==> flow/design.v <==
module cordic_stage 	(input [15:0] x,
			input [15:0] y,
			input [15:0]z,
			input mode,
			input reset,
			input clock,
			input [2:0] stage,
			output reg [15:0] x_out,
			output reg [15:0] y_out,
			output reg [15:0] z_out,
			output reg mode_out,
			output [2:0] stage_out);
		reg [15:0] atan;
		always @*
		begin
			case (stage) 
				3'b000 : atan = 16'b0_0000000_11001001;
				3'b001 : atan = 16'b0_0000000_01110110;
				3'b010 : atan = 16'b0_0000000_00111110;
				3'b011 : atan = 16'b0_0000000_00011111;
				3'b100 : atan = 16'b0_0000000_00001111;
				3'b101 : atan = 16'b0_0000000_00000111;
				3'b110 : atan = 16'b0_0000000_00000011;
				3'b111 : atan = 16'b0_0000000_00000001;
			endcase
		end
		assign stage_out = stage + 1;
		always @(posedge clock or negedge reset)
		begin
			if (~reset)
			begin
				x_out <= 0;
				y_out <= 0;
				z_out <= 0;
				mode_out <= 0;
			end
			else
			begin
				mode_out <= mode;
				if (mode == 0)
				begin
					if (z[15] == 0)
					begin
						case (x[15]^y[15])
							1'b0 : x_out <= (x[14:0] > (y[14:0] >> stage) ) ? 
									{x[15], x[14:0] - (y[14:0] >> stage)} :
									{~x[15],(y[14:0] >> stage) - x[14:0]}; 
							1'b1 : x_out <= {x[15], x[14:0] + (y[14:0] >> stage)};
						endcase
						case (x[15]^y[15])
							1'b1 : y_out <= (y[14:0] > (x[14:0] >> stage) ) ? 
									{y[15], y[14:0] - (x[14:0] >> stage)} :
									{~y[15],(x[14:0] >> stage) - y[14:0]}; 
							1'b0 : y_out <= {y[15], y[14:0] + (x[14:0] >> stage)};
						endcase
						z_out <= (z[14:0] > atan[14:0]) ? z - atan : {~z[15],atan[14:0] - z[14:0]};
					end
					else
					begin
						case (x[15]^y[15])
							1'b1 : x_out <= (x[14:0] > (y[14:0] >> stage) ) ? 
									{x[15], x[14:0] - (y[14:0] >> stage)} :
									{~x[15],(y[14:0] >> stage) - x[14:0]};
							1'b0 : x_out <= {x[15], x[14:0] + (y[14:0] >> stage)};
						endcase
						case (x[15]^y[15])
							1'b0 : y_out <= (y[14:0] > (x[14:0] >> stage) ) ? 
									{y[15], y[14:0] - (x[14:0] >> stage)} :
									{~y[15],(x[14:0] >> stage) - y[14:0]};
							1'b1 : y_out <= {y[15], y[14:0] + (x[14:0] >> stage)};
						endcase
						z_out <= (z[14:0] > atan[14:0]) ? z - atan : {~z[15],atan[14:0] - z[14:0]};
					end
				end
				else
				begin
					if (y[15] == 1)
					begin
						case (x[15]^y[15])
							1'b0 : x_out <= (x[14:0] > (y[14:0] >> stage) ) ? 
									{x[15], x[14:0] - (y[14:0] >> stage)} :
									{~x[15],(y[14:0] >> stage) - x[14:0]};
							1'b1 : x_out <= {x[15], x[14:0] + (y[14:0] >> stage)};
						endcase
						case (x[15]^y[15])
							1'b1 : y_out <= (y[14:0] > (x[14:0] >> stage) ) ? 
									{y[15], y[14:0] - (x[14:0] >> stage)} :
									{~y[15],(x[14:0] >> stage) - y[14:0]}; 
							1'b0 : y_out <= {y[15], y[14:0] + (x[14:0] >> stage)};
						endcase
						case (z[15])
							1'b0 : z_out <= (z[14:0] > atan[14:0]) ? 
									{z[15], z[14:0] - atan[14:0]} :
									{~z[15],atan[14:0] - z[14:0]};
							1'b1 : z_out <= {z[15], z[14:0] + atan[14:0]};
						endcase
					end
					else
					begin
						case (x[15]^y[15])
							1'b1 : x_out <= (x[14:0] > (y[14:0] >> stage) ) ? 
									{x[15], x[14:0] - (y[14:0] >> stage)} :
									{~x[15],(y[14:0] >> stage) - x[14:0]};
							1'b0 : x_out <= {x[15], x[14:0] + (y[14:0] >> stage)};
						endcase
						case (x[15]^y[15])
							1'b0 : y_out <= (y[14:0] > (x[14:0] >> stage) ) ? 
									{y[15], y[14:0] - (x[14:0] >> stage)} :
									{~y[15],(x[14:0] >> stage) - y[14:0]};
							1'b1 : y_out <= {y[15], y[14:0] + (x[14:0] >> stage)};
						endcase
						case (z[15])
							1'b1 : z_out <= (z[14:0] > atan[14:0]) ? 
									{z[15], z[14:0] - atan[14:0]} :
									{~z[15],atan[14:0] - z[14:0]}; 
							1'b0 : z_out <= {z[15], z[14:0] + atan[14:0]};
						endcase
					end
				end
			end
		end
endmodule
module cordic 	(input op_mode,
		input [15:0] x_coordinate,
		input [15:0] y_coordinate,
		input [15:0] rotate_amount,
		input clock,
		input reset,
		output reg [15:0] x_or_phase_out,
		output reg [15:0] y_or_size_out
		);
		reg [15:0] x_in;
		reg [15:0] y_in;
		reg [15:0] z_in;
		reg mode_in;
		wire [15:0] connections_x [7:0];
		wire [15:0] connections_y [7:0];
		wire [15:0] connections_z [7:0];
		wire connections_mode [7:0];
		wire [2:0] connections_stage [7:0];
		wire [15:0] outx;
		wire [15:0] outy;
		wire [15:0] outz;
		wire [32:0] holderx;
		wire [14:0] divx;
		wire [14:0] divy;
		wire [32:0] holdery;
		assign outx = connections_x[7];
		assign outy = connections_y[7];
		assign outz = connections_z[7];
		assign holderx = outx[14:0];
		assign divx = (holderx << 8) / 15'b00000001_10100101;
		assign holdery = outy[14:0];
		assign divy = (holdery << 8) / 15'b00000001_10100101;
		always @(posedge clock or negedge reset)
		begin
			if (~reset)
			begin
				x_in <= 0;
				y_in <= 0;
				z_in <= 0;
				x_or_phase_out <= 0;
				y_or_size_out <= 0;
			end
			else
			begin
				mode_in <= op_mode;
				if (connections_mode[7] == 0)
				begin
					x_or_phase_out <= {outx[15], divx};
					y_or_size_out <= {outy[15], divy};
				end
				else
				begin
					y_or_size_out <= {outx[15], divx};
					x_or_phase_out <= outz;
				end
				if(op_mode == 0)
				begin
					if (rotate_amount[14:0] <= (15'b0000011_00100100 >> 1))
					begin
						z_in <= rotate_amount;
						x_in <= x_coordinate;
						y_in <= y_coordinate;
					end
					else
					begin
						if (rotate_amount[15] == 1)
						begin
							x_in <= y_coordinate;
							y_in <= {~x_coordinate[15],x_coordinate[14:0]};
							z_in <= {rotate_amount[15],rotate_amount[14:0] - (15'b0000011_00100100 >> 1)};
						end
						else
						begin
							y_in <= x_coordinate;
							x_in <= {~y_coordinate[15],y_coordinate[14:0]};
							z_in <= rotate_amount - (16'b0_0000011_00100100>>1);
						end
					end
				end
				else
				begin
					if (x_coordinate[15] == 0)
					begin
						z_in <= 0;
						x_in <= x_coordinate;
						y_in <= y_coordinate;
					end
					else
					begin
						if (y_coordinate[15] == 0)
						begin
							x_in <= y_coordinate;
							y_in <= {~x_coordinate[15],x_coordinate[14:0]};
							z_in <= (16'b0_0000011_00100100 >> 1);
						end
						else
						begin
							y_in <= x_coordinate;
							x_in <= {~y_coordinate[15],y_coordinate[14:0]};
							z_in <= 16'b1_0000001_10010010;  
						end
					end
				end
			end
		end
		wire [2:0] gnd;
		assign gnd = 0;
		cordic_stage s0 (x_in, y_in, z_in, mode_in, reset, clock, gnd,
				 connections_x[0], connections_y[0], connections_z[0], connections_mode[0], connections_stage[0]);
		genvar i;
		generate
			for (i = 1; i < 8; i = i + 1) begin : stages
				cordic_stage  s0 (connections_x[i - 1],
							connections_y[i - 1],
							connections_z[i - 1],
							connections_mode[i - 1],
							reset,
							clock,
							connections_stage[i - 1],
							connections_x[i], 
							connections_y[i],
							connections_z[i],
							connections_mode[i],
							connections_stage[i]);
			end
		endgenerate
endmodule
--- tool output ---
Reports on cordic

Tool output for the design above before and after an edit, in the order of the flow.
Lines under "before" count in the file above, lines under "after" in the edited file.
"difference" is "after" less "before", of the values as shown; "rel. change" is that difference over "before", in percent.
The mark n/a stands for no value.

Top: cordic
Clock port: clock
Cell library: sky130hd
Library corner: tt_025C_1v80

Diff

Unified diff, file above to edited file.
The edit is scripted: it alters the design's behaviour and was not made to optimise anything.

```diff
@@ -26,14 +26,6 @@
 		end
 		assign stage_out = stage + 1;
-		always @(posedge clock or negedge reset)
+		always @(posedge clock)
 		begin
-			if (~reset)
-			begin
-				x_out <= 0;
-				y_out <= 0;
-				z_out <= 0;
-				mode_out <= 0;
-			end
-			else
 			begin
 				mode_out <= mode;
```

After elaboration

Source: Yosys, flattened and elaborated. Widths are those after wreduce; folded enables and synchronous resets count as part of the registers. Registers that Yosys merges into a memory's read port (data or address) are not register bits. Print and check cells do not count. Equal cells are merged and count once.
Yosys's memory passes give these memory sizes; they may raise the number of words (mostly to a power of two), join words into wider ones and drop unused or constant bits.

Bit counts:

| item                            | before | after | difference | rel. change (%) |
| bits in registers               | 473    | 473   | 0          | 0.00 |
| latch bits                      | 0      | 0     | 0          | n/a |
| bits in writable memories       | 0      | 0     | 0          | n/a |
| memory bits (read-only)         | 512    | 512   | 0          | 0.00 |
| clocked read ports x word width | 0      | 0     | 0          | n/a |
| memories kept                   | 8      | 8     | 0          | 0.00 |
| output and inout bits           | 32     | 32    | 0          | 0.00 |

Memories:

| item                                         | before                                                                                               | after |
| shape (words x width / read and write ports) | 8 x 8 bit 1R0W; 8 x 8 bit 1R0W; 8 x 8 bit 1R0W; 8 x 8 bit 1R0W; 8 x 8 bit 1R0W; 8 x 8 bit 1R0W; [+2] | 8 x 8 bit 1R0W; 8 x 8 bit 1R0W; 8 x 8 bit 1R0W; 8 x 8 bit 1R0W; 8 x 8 bit 1R0W; 8 x 8 bit 1R0W; [+2] |

A list marked [+n] leaves out that many cells.

Operators by class:

| item                       | before | after | difference | rel. change (%) |
| add/subtract/negate cells  | 79     | 79    | 0          | 0.00 |
| $mul                       | 0      | 0     | 0          | n/a |
| div/mod/pow operators      | 2      | 2     | 0          | 0.00 |
| $lt $le $gt $ge            | 25     | 25    | 0          | 0.00 |
| equal/unequal tests        | 0      | 0     | 0          | n/a |
| shifts and indexed selects | 0      | 0     | 0          | n/a |
| multiplexer cells          | 201    | 201   | 0          | 0.00 |
| bitwise gates (word level) | 42     | 42    | 0          | 0.00 |
| reduce/logical cells       | 0      | 0     | 0          | n/a |

Unchanged operator kinds not shown: 40.

Depth

Longest topological path by Yosys (ltp), each cell counted once; first at word level (registers and memories cut), then after technology mapping (sequential cells cut; the memories' decode and read muxes count).

Depth:

| item                          | before | after | difference | rel. change (%) |
| depth after elaboration       | 5      | 5     | 0          | 0.00 |
| ABC_AREA                      | 1      | 1     | n/a        | n/a |
| depth in mapped cells         | 119    | 116   | -3         | -2.52 |
| gate-level depth less buffers | 114    | 111   | -3         | -2.63 |

Mapped cells and area

Source: synth_stat.txt of the flow (Yosys; design flattened, memories mapped). It holds for the ABC_AREA given above (unset counts as 0); a run with the other value may have another netlist.

Synthesis totals:

| item                                | before  | after   | difference | rel. change (%) |
| cell count                          | 8698    | 8597    | -101       | -1.16 |
| chip area (Yosys) (sq um)           | 58193.3 | 55129.1 | -3064.2    | -5.27 |
| sequential part of the area (sq um) | 11816.3 | 9859.5  | -1956.8    | -16.56 |
| mapped flip-flops                   | 472     | 472     | 0          | 0.00 |

Cell types:

| cell                      | before | after | difference | rel. change (%) |
| sky130_fd_sc_hd__dfrtp_1  | 471    | 80    | -391       | -83.01 |
| sky130_fd_sc_hd__dfxtp_1  | 0      | 391   | +391       | n/a |
| sky130_fd_sc_hd__nand2_1  | 1827   | 1880  | +53        | +2.90 |
| sky130_fd_sc_hd__o21ai_0  | 625    | 665   | +40        | +6.40 |
| sky130_fd_sc_hd__a21oi_1  | 581    | 542   | -39        | -6.71 |
| sky130_fd_sc_hd__nand3_1  | 544    | 579   | +35        | +6.43 |
| sky130_fd_sc_hd__nor2_1   | 753    | 719   | -34        | -4.52 |
| sky130_fd_sc_hd__nor2_2   | 56     | 31    | -25        | -44.64 |
| sky130_fd_sc_hd__nand2_4  | 83     | 59    | -24        | -28.92 |
| sky130_fd_sc_hd__xor2_1   | 378    | 357   | -21        | -5.56 |
| sky130_fd_sc_hd__nand2_2  | 212    | 191   | -21        | -9.91 |
| sky130_fd_sc_hd__o211ai_1 | 64     | 45    | -19        | -29.69 |
| sky130_fd_sc_hd__a31oi_1  | 31     | 45    | +14        | +45.16 |
| sky130_fd_sc_hd__inv_1    | 1223   | 1235  | +12        | +0.98 |
| sky130_fd_sc_hd__a21o_1   | 32     | 20    | -12        | -37.50 |
| sky130_fd_sc_hd__o31ai_1  | 84     | 73    | -11        | -13.10 |
| sky130_fd_sc_hd__inv_2    | 63     | 74    | +11        | +17.46 |
| sky130_fd_sc_hd__nand3_2  | 36     | 26    | -10        | -27.78 |

Unchanged cell types not shown: 15.
Not every row of either side is listed.

Path before layout

Path of least setup slack by OpenSTA after synthesis, without wires, with an ideal clock, recovery checks aside; 20% of the period is set as input and as output delay. Where synthesis merged equal registers, the netlist keeps one of their names.

Timing path after synthesis:

| item                                | before                         | after                           | difference | rel. change (%) |
| kind                                | reg-to-reg                     | reg-to-reg                      | n/a        | n/a |
| start                               | register stages[7].s0.x_out[7] | register stages[7].s0.x_out[11] | n/a        | n/a |
| end                                 | register y_or_size_out[0]      | register y_or_size_out[0]       | n/a        | n/a |
| clock period (ns)                   | 16.0                           | 16.0                            | 0.0        | 0.00 |
| time at the first pin (ns)          | 0.000                          | 0.000                           | 0.000      | n/a |
| data arrival time (ns)              | 11.277                         | 11.178                          | -0.099     | -0.88 |
| setup slack (ns)                    | 4.607                          | 4.706                           | +0.099     | n/a |
| path delay (ns)                     | 11.393                         | 11.294                          | -0.099     | -0.87 |
| driving pins on the path            | 107                            | 103                             | -4         | -3.74 |
| path buffers                        | 8                              | 10                              | +2         | +25.00 |
| period reached after synthesis (ns) | 11.393                         | 11.294                          | -0.099     | -0.87 |

"path delay" = arrival - input delay + setup time.
"driving pins on the path" counts driving pins, that of a launching flip-flop among them; a cell with two outputs on the path counts twice.
"period reached after synthesis" = period - worst setup slack (recovery checks aside). The figure is calculated, with input and output delays left at 20% of the set period.
The rows between start and end are the longest chain of elaborated cells between them; the timing report does not say that the signal goes this way. Where chains are equally long, one stands for them.
A line is the first line of the expression or statement that the cell stems from. Yosys adds cells for indexed reads and writes and turns some case tables into memories.
A register here has more assigning lines than the two given.

On the way, after synthesis, before:
Cell sequence: sky130_fd_sc_hd__dfrtp_1 > sky130_fd_sc_hd__o21ai_2 > sky130_fd_sc_hd__nand2_2 > sky130_fd_sc_hd__nand2_2 > sky130_fd_sc_hd__nand2_2 > sky130_fd_sc_hd__nand2_1 > sky130_fd_sc_hd__nand2_1 > sky130_fd_sc_hd__nor2_4 > sky130_fd_sc_hd__nand2_4 > sky130_fd_sc_hd__nand2_4 > sky130_fd_sc_hd__nand2_4 > sky130_fd_sc_hd__buf_12 > sky130_fd_sc_hd__nand2_1 > sky130_fd_sc_hd__nand3_2 > sky130_fd_sc_hd__nand2_2 > sky130_fd_sc_hd__nand2_2 > sky130_fd_sc_hd__nand3_4 > sky130_fd_sc_hd__nand2_4 > (+71 left out) > sky130_fd_sc_hd__buf_6 > sky130_fd_sc_hd__ha_1 > sky130_fd_sc_hd__nand3_1 > sky130_fd_sc_hd__nand2_1 > sky130_fd_sc_hd__nor2_1 > sky130_fd_sc_hd__nand2_1 > sky130_fd_sc_hd__nand2_1 > sky130_fd_sc_hd__nand2_1 > sky130_fd_sc_hd__nand2_1 > sky130_fd_sc_hd__nand2_1 > sky130_fd_sc_hd__nand2_1 > sky130_fd_sc_hd__nand2_1 > sky130_fd_sc_hd__nor2_1 > sky130_fd_sc_hd__nand2_1 > sky130_fd_sc_hd__nor2_1 > sky130_fd_sc_hd__nand2_1 > sky130_fd_sc_hd__nand2_1 > sky130_fd_sc_hd__nand2_1
Length of the longest elaborated chain: 2

RTL lines, path after synthesis, before:

| item                                       | line | source |
| start, declared                            | 8    | `output reg [15:0] x_out,` |
| start, assigned                            | 45   | `1'b0 : x_out <= (x[14:0] > (y[14:0] >> stage) ) ?` |
| start, assigned                            | 48   | `1'b1 : x_out <= {x[15], x[14:0] + (y[14:0] >> stage)};` |
| 23-bit by 9-bit divider with 33-bit output | 152  | `assign divx = (holderx << 8) / 15'b00000001_10100101;` |
| 16-bit 2-to-1 mux                          | 168  | `if (connections_mode[7] == 0)` |
| end, assigned                              | 171  | `y_or_size_out <= {outy[15], divy};` |
| end, assigned                              | 175  | `y_or_size_out <= {outx[15], divx};` |
| end, declared                              | 130  | `output reg [15:0] y_or_size_out` |

On the way, after synthesis, after:
Cell sequence: sky130_fd_sc_hd__dfxtp_1 > sky130_fd_sc_hd__buf_2 > sky130_fd_sc_hd__nand2_1 > sky130_fd_sc_hd__nor2_2 > sky130_fd_sc_hd__nand2_1 > sky130_fd_sc_hd__nand2_1 > sky130_fd_sc_hd__nand2_1 > sky130_fd_sc_hd__nand2_1 > sky130_fd_sc_hd__nand2_2 > sky130_fd_sc_hd__nand2_4 > sky130_fd_sc_hd__nand2_2 > sky130_fd_sc_hd__nand2_4 > sky130_fd_sc_hd__nand2_4 > sky130_fd_sc_hd__buf_6 > sky130_fd_sc_hd__nand2_1 > sky130_fd_sc_hd__nand2_1 > sky130_fd_sc_hd__inv_4 > sky130_fd_sc_hd__nand2_1 > (+67 left out) > sky130_fd_sc_hd__nand2_4 > sky130_fd_sc_hd__buf_12 > sky130_fd_sc_hd__ha_1 > sky130_fd_sc_hd__nand3_1 > sky130_fd_sc_hd__nand2_1 > sky130_fd_sc_hd__nand2_1 > sky130_fd_sc_hd__nand2_1 > sky130_fd_sc_hd__nand2_1 > sky130_fd_sc_hd__nand2_1 > sky130_fd_sc_hd__nand2_1 > sky130_fd_sc_hd__nand2_1 > sky130_fd_sc_hd__nand2_1 > sky130_fd_sc_hd__o21bai_1 > sky130_fd_sc_hd__nand2_1 > sky130_fd_sc_hd__nor2_2 > sky130_fd_sc_hd__nand2_1 > sky130_fd_sc_hd__nand2_1 > sky130_fd_sc_hd__nand2_1
Length of the longest elaborated chain: 2

RTL lines, path after synthesis, after:

| item                                       | line | source |
| start, declared                            | 8    | `output reg [15:0] x_out,` |
| start, assigned                            | 37   | `1'b0 : x_out <= (x[14:0] > (y[14:0] >> stage) ) ?` |
| start, assigned                            | 40   | `1'b1 : x_out <= {x[15], x[14:0] + (y[14:0] >> stage)};` |
| 23-bit by 9-bit divider with 33-bit output | 144  | `assign divx = (holderx << 8) / 15'b00000001_10100101;` |
| 16-bit 2-to-1 mux                          | 160  | `if (connections_mode[7] == 0)` |
| end, assigned                              | 163  | `y_or_size_out <= {outy[15], divy};` |
| end, assigned                              | 167  | `y_or_size_out <= {outx[15], divx};` |
| end, declared                              | 122  | `output reg [15:0] y_or_size_out` |

Timing after layout

From the final timing report of the runs of set A: the path of least setup slack in the routed layout; clock arrival at registers is part of the times.

Timing path post-layout:

| item                       | before                         | after                           | difference | rel. change (%) |
| kind                       | reg-to-reg                     | reg-to-reg                      | n/a        | n/a |
| start                      | register stages[7].s0.x_out[6] | register stages[7].s0.y_out[13] | n/a        | n/a |
| end                        | register x_or_phase_out[0]     | register y_or_size_out[0]       | n/a        | n/a |
| clock period (ns)          | 13.8                           | 13.8                            | 0.0        | 0.00 |
| time at the first pin (ns) | 0.66                           | 0.67                            | +0.01      | +1.52 |
| data arrival time (ns)     | 13.03                          | 13.02                           | -0.01      | -0.08 |
| setup slack (ns)           | 1.31                           | 1.31                            | 0.00       | n/a |
| driving pins on the path   | 102                            | 96                              | -6         | -5.88 |
| path buffers               | 1                              | 3                               | +2         | +200.00 |

The rows between start and end are the longest chain of elaborated cells between them; the timing report does not say that the signal goes this way. Where chains are equally long, one stands for them.
A register here has more assigning lines than the two given.

On the way, post-layout, before:
Cell sequence: sky130_fd_sc_hd__dfrtp_1 > sky130_fd_sc_hd__o21ai_2 > sky130_fd_sc_hd__nand2_2 > sky130_fd_sc_hd__nand2_2 > sky130_fd_sc_hd__nand2_2 > sky130_fd_sc_hd__nand2_1 > sky130_fd_sc_hd__nand2_1 > sky130_fd_sc_hd__nor2_4 > sky130_fd_sc_hd__nand2_4 > sky130_fd_sc_hd__nand2_4 > sky130_fd_sc_hd__nand2_4 > sky130_fd_sc_hd__nand2_1 > sky130_fd_sc_hd__nand2_1 > sky130_fd_sc_hd__inv_1 > sky130_fd_sc_hd__nand2_2 > sky130_fd_sc_hd__nand2_2 > sky130_fd_sc_hd__nand3_4 > sky130_fd_sc_hd__nand2_8 > (+66 left out) > sky130_fd_sc_hd__nand2_2 > sky130_fd_sc_hd__nand2_4 > sky130_fd_sc_hd__nand2_8 > sky130_fd_sc_hd__ha_1 > sky130_fd_sc_hd__nand3_1 > sky130_fd_sc_hd__nand2_1 > sky130_fd_sc_hd__nor2_1 > sky130_fd_sc_hd__nor2_1 > sky130_fd_sc_hd__nand2_1 > sky130_fd_sc_hd__o21ai_0 > sky130_fd_sc_hd__nand3_1 > sky130_fd_sc_hd__nand2_1 > sky130_fd_sc_hd__nor2_1 > sky130_fd_sc_hd__nand2_1 > sky130_fd_sc_hd__nor2_1 > sky130_fd_sc_hd__nand2_1 > sky130_fd_sc_hd__nand2_1 > sky130_fd_sc_hd__nand2_1
Length of the longest elaborated chain: 2

RTL lines, path post-layout, before:

| item                                       | line | source |
| start, declared                            | 8    | `output reg [15:0] x_out,` |
| start, assigned                            | 45   | `1'b0 : x_out <= (x[14:0] > (y[14:0] >> stage) ) ?` |
| start, assigned                            | 48   | `1'b1 : x_out <= {x[15], x[14:0] + (y[14:0] >> stage)};` |
| 23-bit by 9-bit divider with 33-bit output | 152  | `assign divx = (holderx << 8) / 15'b00000001_10100101;` |
| 16-bit 2-to-1 mux                          | 168  | `if (connections_mode[7] == 0)` |
| end, assigned                              | 170  | `x_or_phase_out <= {outx[15], divx};` |
| end, assigned                              | 176  | `x_or_phase_out <= outz;` |
| end, declared                              | 129  | `output reg [15:0] x_or_phase_out,` |

On the way, post-layout, after:
Cell sequence: sky130_fd_sc_hd__dfxtp_1 > sky130_fd_sc_hd__nand2_1 > sky130_fd_sc_hd__nor2_1 > sky130_fd_sc_hd__inv_2 > sky130_fd_sc_hd__nand2_2 > sky130_fd_sc_hd__nand2_1 > sky130_fd_sc_hd__nand2_2 > sky130_fd_sc_hd__inv_2 > sky130_fd_sc_hd__nand2_2 > sky130_fd_sc_hd__nand2_4 > sky130_fd_sc_hd__nand2_4 > sky130_fd_sc_hd__nand2_4 > sky130_fd_sc_hd__inv_2 > sky130_fd_sc_hd__nand2_1 > sky130_fd_sc_hd__nand2_2 > sky130_fd_sc_hd__nor2_1 > sky130_fd_sc_hd__a21oi_4 > sky130_fd_sc_hd__nand2_4 > (+60 left out) > sky130_fd_sc_hd__nand2_8 > sky130_fd_sc_hd__ha_1 > sky130_fd_sc_hd__nand3_1 > sky130_fd_sc_hd__nand2_1 > sky130_fd_sc_hd__nand2_1 > sky130_fd_sc_hd__nand2_1 > sky130_fd_sc_hd__nand2_1 > sky130_fd_sc_hd__nand2_1 > sky130_fd_sc_hd__nand2_1 > sky130_fd_sc_hd__nand2_1 > sky130_fd_sc_hd__nand2_1 > sky130_fd_sc_hd__nand2_1 > sky130_fd_sc_hd__inv_1 > sky130_fd_sc_hd__nand3_1 > sky130_fd_sc_hd__nor2_1 > sky130_fd_sc_hd__nand2_1 > sky130_fd_sc_hd__nand2_1 > sky130_fd_sc_hd__nand2_1
Length of the longest elaborated chain: 2

RTL lines, path post-layout, after:

| item                                       | line | source |
| start, declared                            | 9    | `output reg [15:0] y_out,` |
| start, assigned                            | 43   | `1'b1 : y_out <= (y[14:0] > (x[14:0] >> stage) ) ?` |
| start, assigned                            | 46   | `1'b0 : y_out <= {y[15], y[14:0] + (x[14:0] >> stage)};` |
| 23-bit by 9-bit divider with 33-bit output | 146  | `assign divy = (holdery << 8) / 15'b00000001_10100101;` |
| 16-bit 2-to-1 mux                          | 160  | `if (connections_mode[7] == 0)` |
| end, assigned                              | 163  | `y_or_size_out <= {outy[15], divy};` |
| end, assigned                              | 167  | `y_or_size_out <= {outx[15], divx};` |
| end, declared                              | 122  | `output reg [15:0] y_or_size_out` |

Layout results

Runs of the flow (Yosys, OpenROAD) on both versions; the two runs of a pair have the same settings. The constraints put input and output delay at 20% of the set period each and load the outputs with 0.01 pF.

Flow settings, set A:
ABC_AREA: 1
CORE_UTILIZATION: 40
period_ns: 13.8
CAP_MARGIN: 20
CORE_MARGIN: 2
SLEW_MARGIN: 20

Measured results, set A:

| item                                      | before   | after    | difference | rel. change (%) |
| chip area after synthesis (Yosys) (sq um) | 58193.3  | 55129.1  | -3064.2    | -5.27 |
| full die area (sq um)                     | 148549.0 | 140809.0 | -7740.0    | -5.21 |
| std-cell area (final layout) (sq um)      | 63034.2  | 59958.8  | -3075.4    | -4.88 |
| utilization (%)                           | 43.8     | 43.7     | -0.1       | n/a |
| setup slack of the critical path (ns)     | 1.313    | 1.309    | -0.004     | n/a |
| setup total negative slack (ns)           | 0.000    | 0.000    | 0.000      | n/a |
| worst hold slack (ns)                     | 0.443    | 0.390    | -0.053     | n/a |
| clock period achieved (ns)                | 12.487   | 12.491   | +0.004     | +0.03 |

Flow settings, set B:
ABC_AREA: 1
CORE_ASPECT_RATIO: 0.72
CORE_MARGIN: 6
CORE_UTILIZATION: 31
GPL_TIMING_DRIVEN: 0
MAX_ROUTING_LAYER: met5
MIN_ROUTING_LAYER: met1
PLACE_DENSITY_LB_ADDON: 0.18
period_ns: 24.4
CAP_MARGIN: 20
SLEW_MARGIN: 20

Measured results, set B:

| item                                      | before   | after    | difference | rel. change (%) |
| chip area after synthesis (Yosys) (sq um) | 58193.3  | 55129.1  | -3064.2    | -5.27 |
| full die area (sq um)                     | 198404.0 | 188238.0 | -10166.0   | -5.12 |
| std-cell area (final layout) (sq um)      | 64219.1  | 60805.8  | -3413.3    | -5.32 |
| utilization (%)                           | 34.5     | 34.6     | +0.1       | n/a |
| setup slack of the critical path (ns)     | 10.587   | 10.646   | +0.059     | n/a |
| setup total negative slack (ns)           | 0.000    | 0.000    | 0.000      | n/a |
| worst hold slack (ns)                     | 0.417    | 0.397    | -0.020     | n/a |
| clock period achieved (ns)                | 13.813   | 13.754   | -0.059     | -0.43 |

"clock period achieved" means the clock period less the worst setup slack. The figure is calculated, with input and output delays left at 20% of the set period.
--- end ---
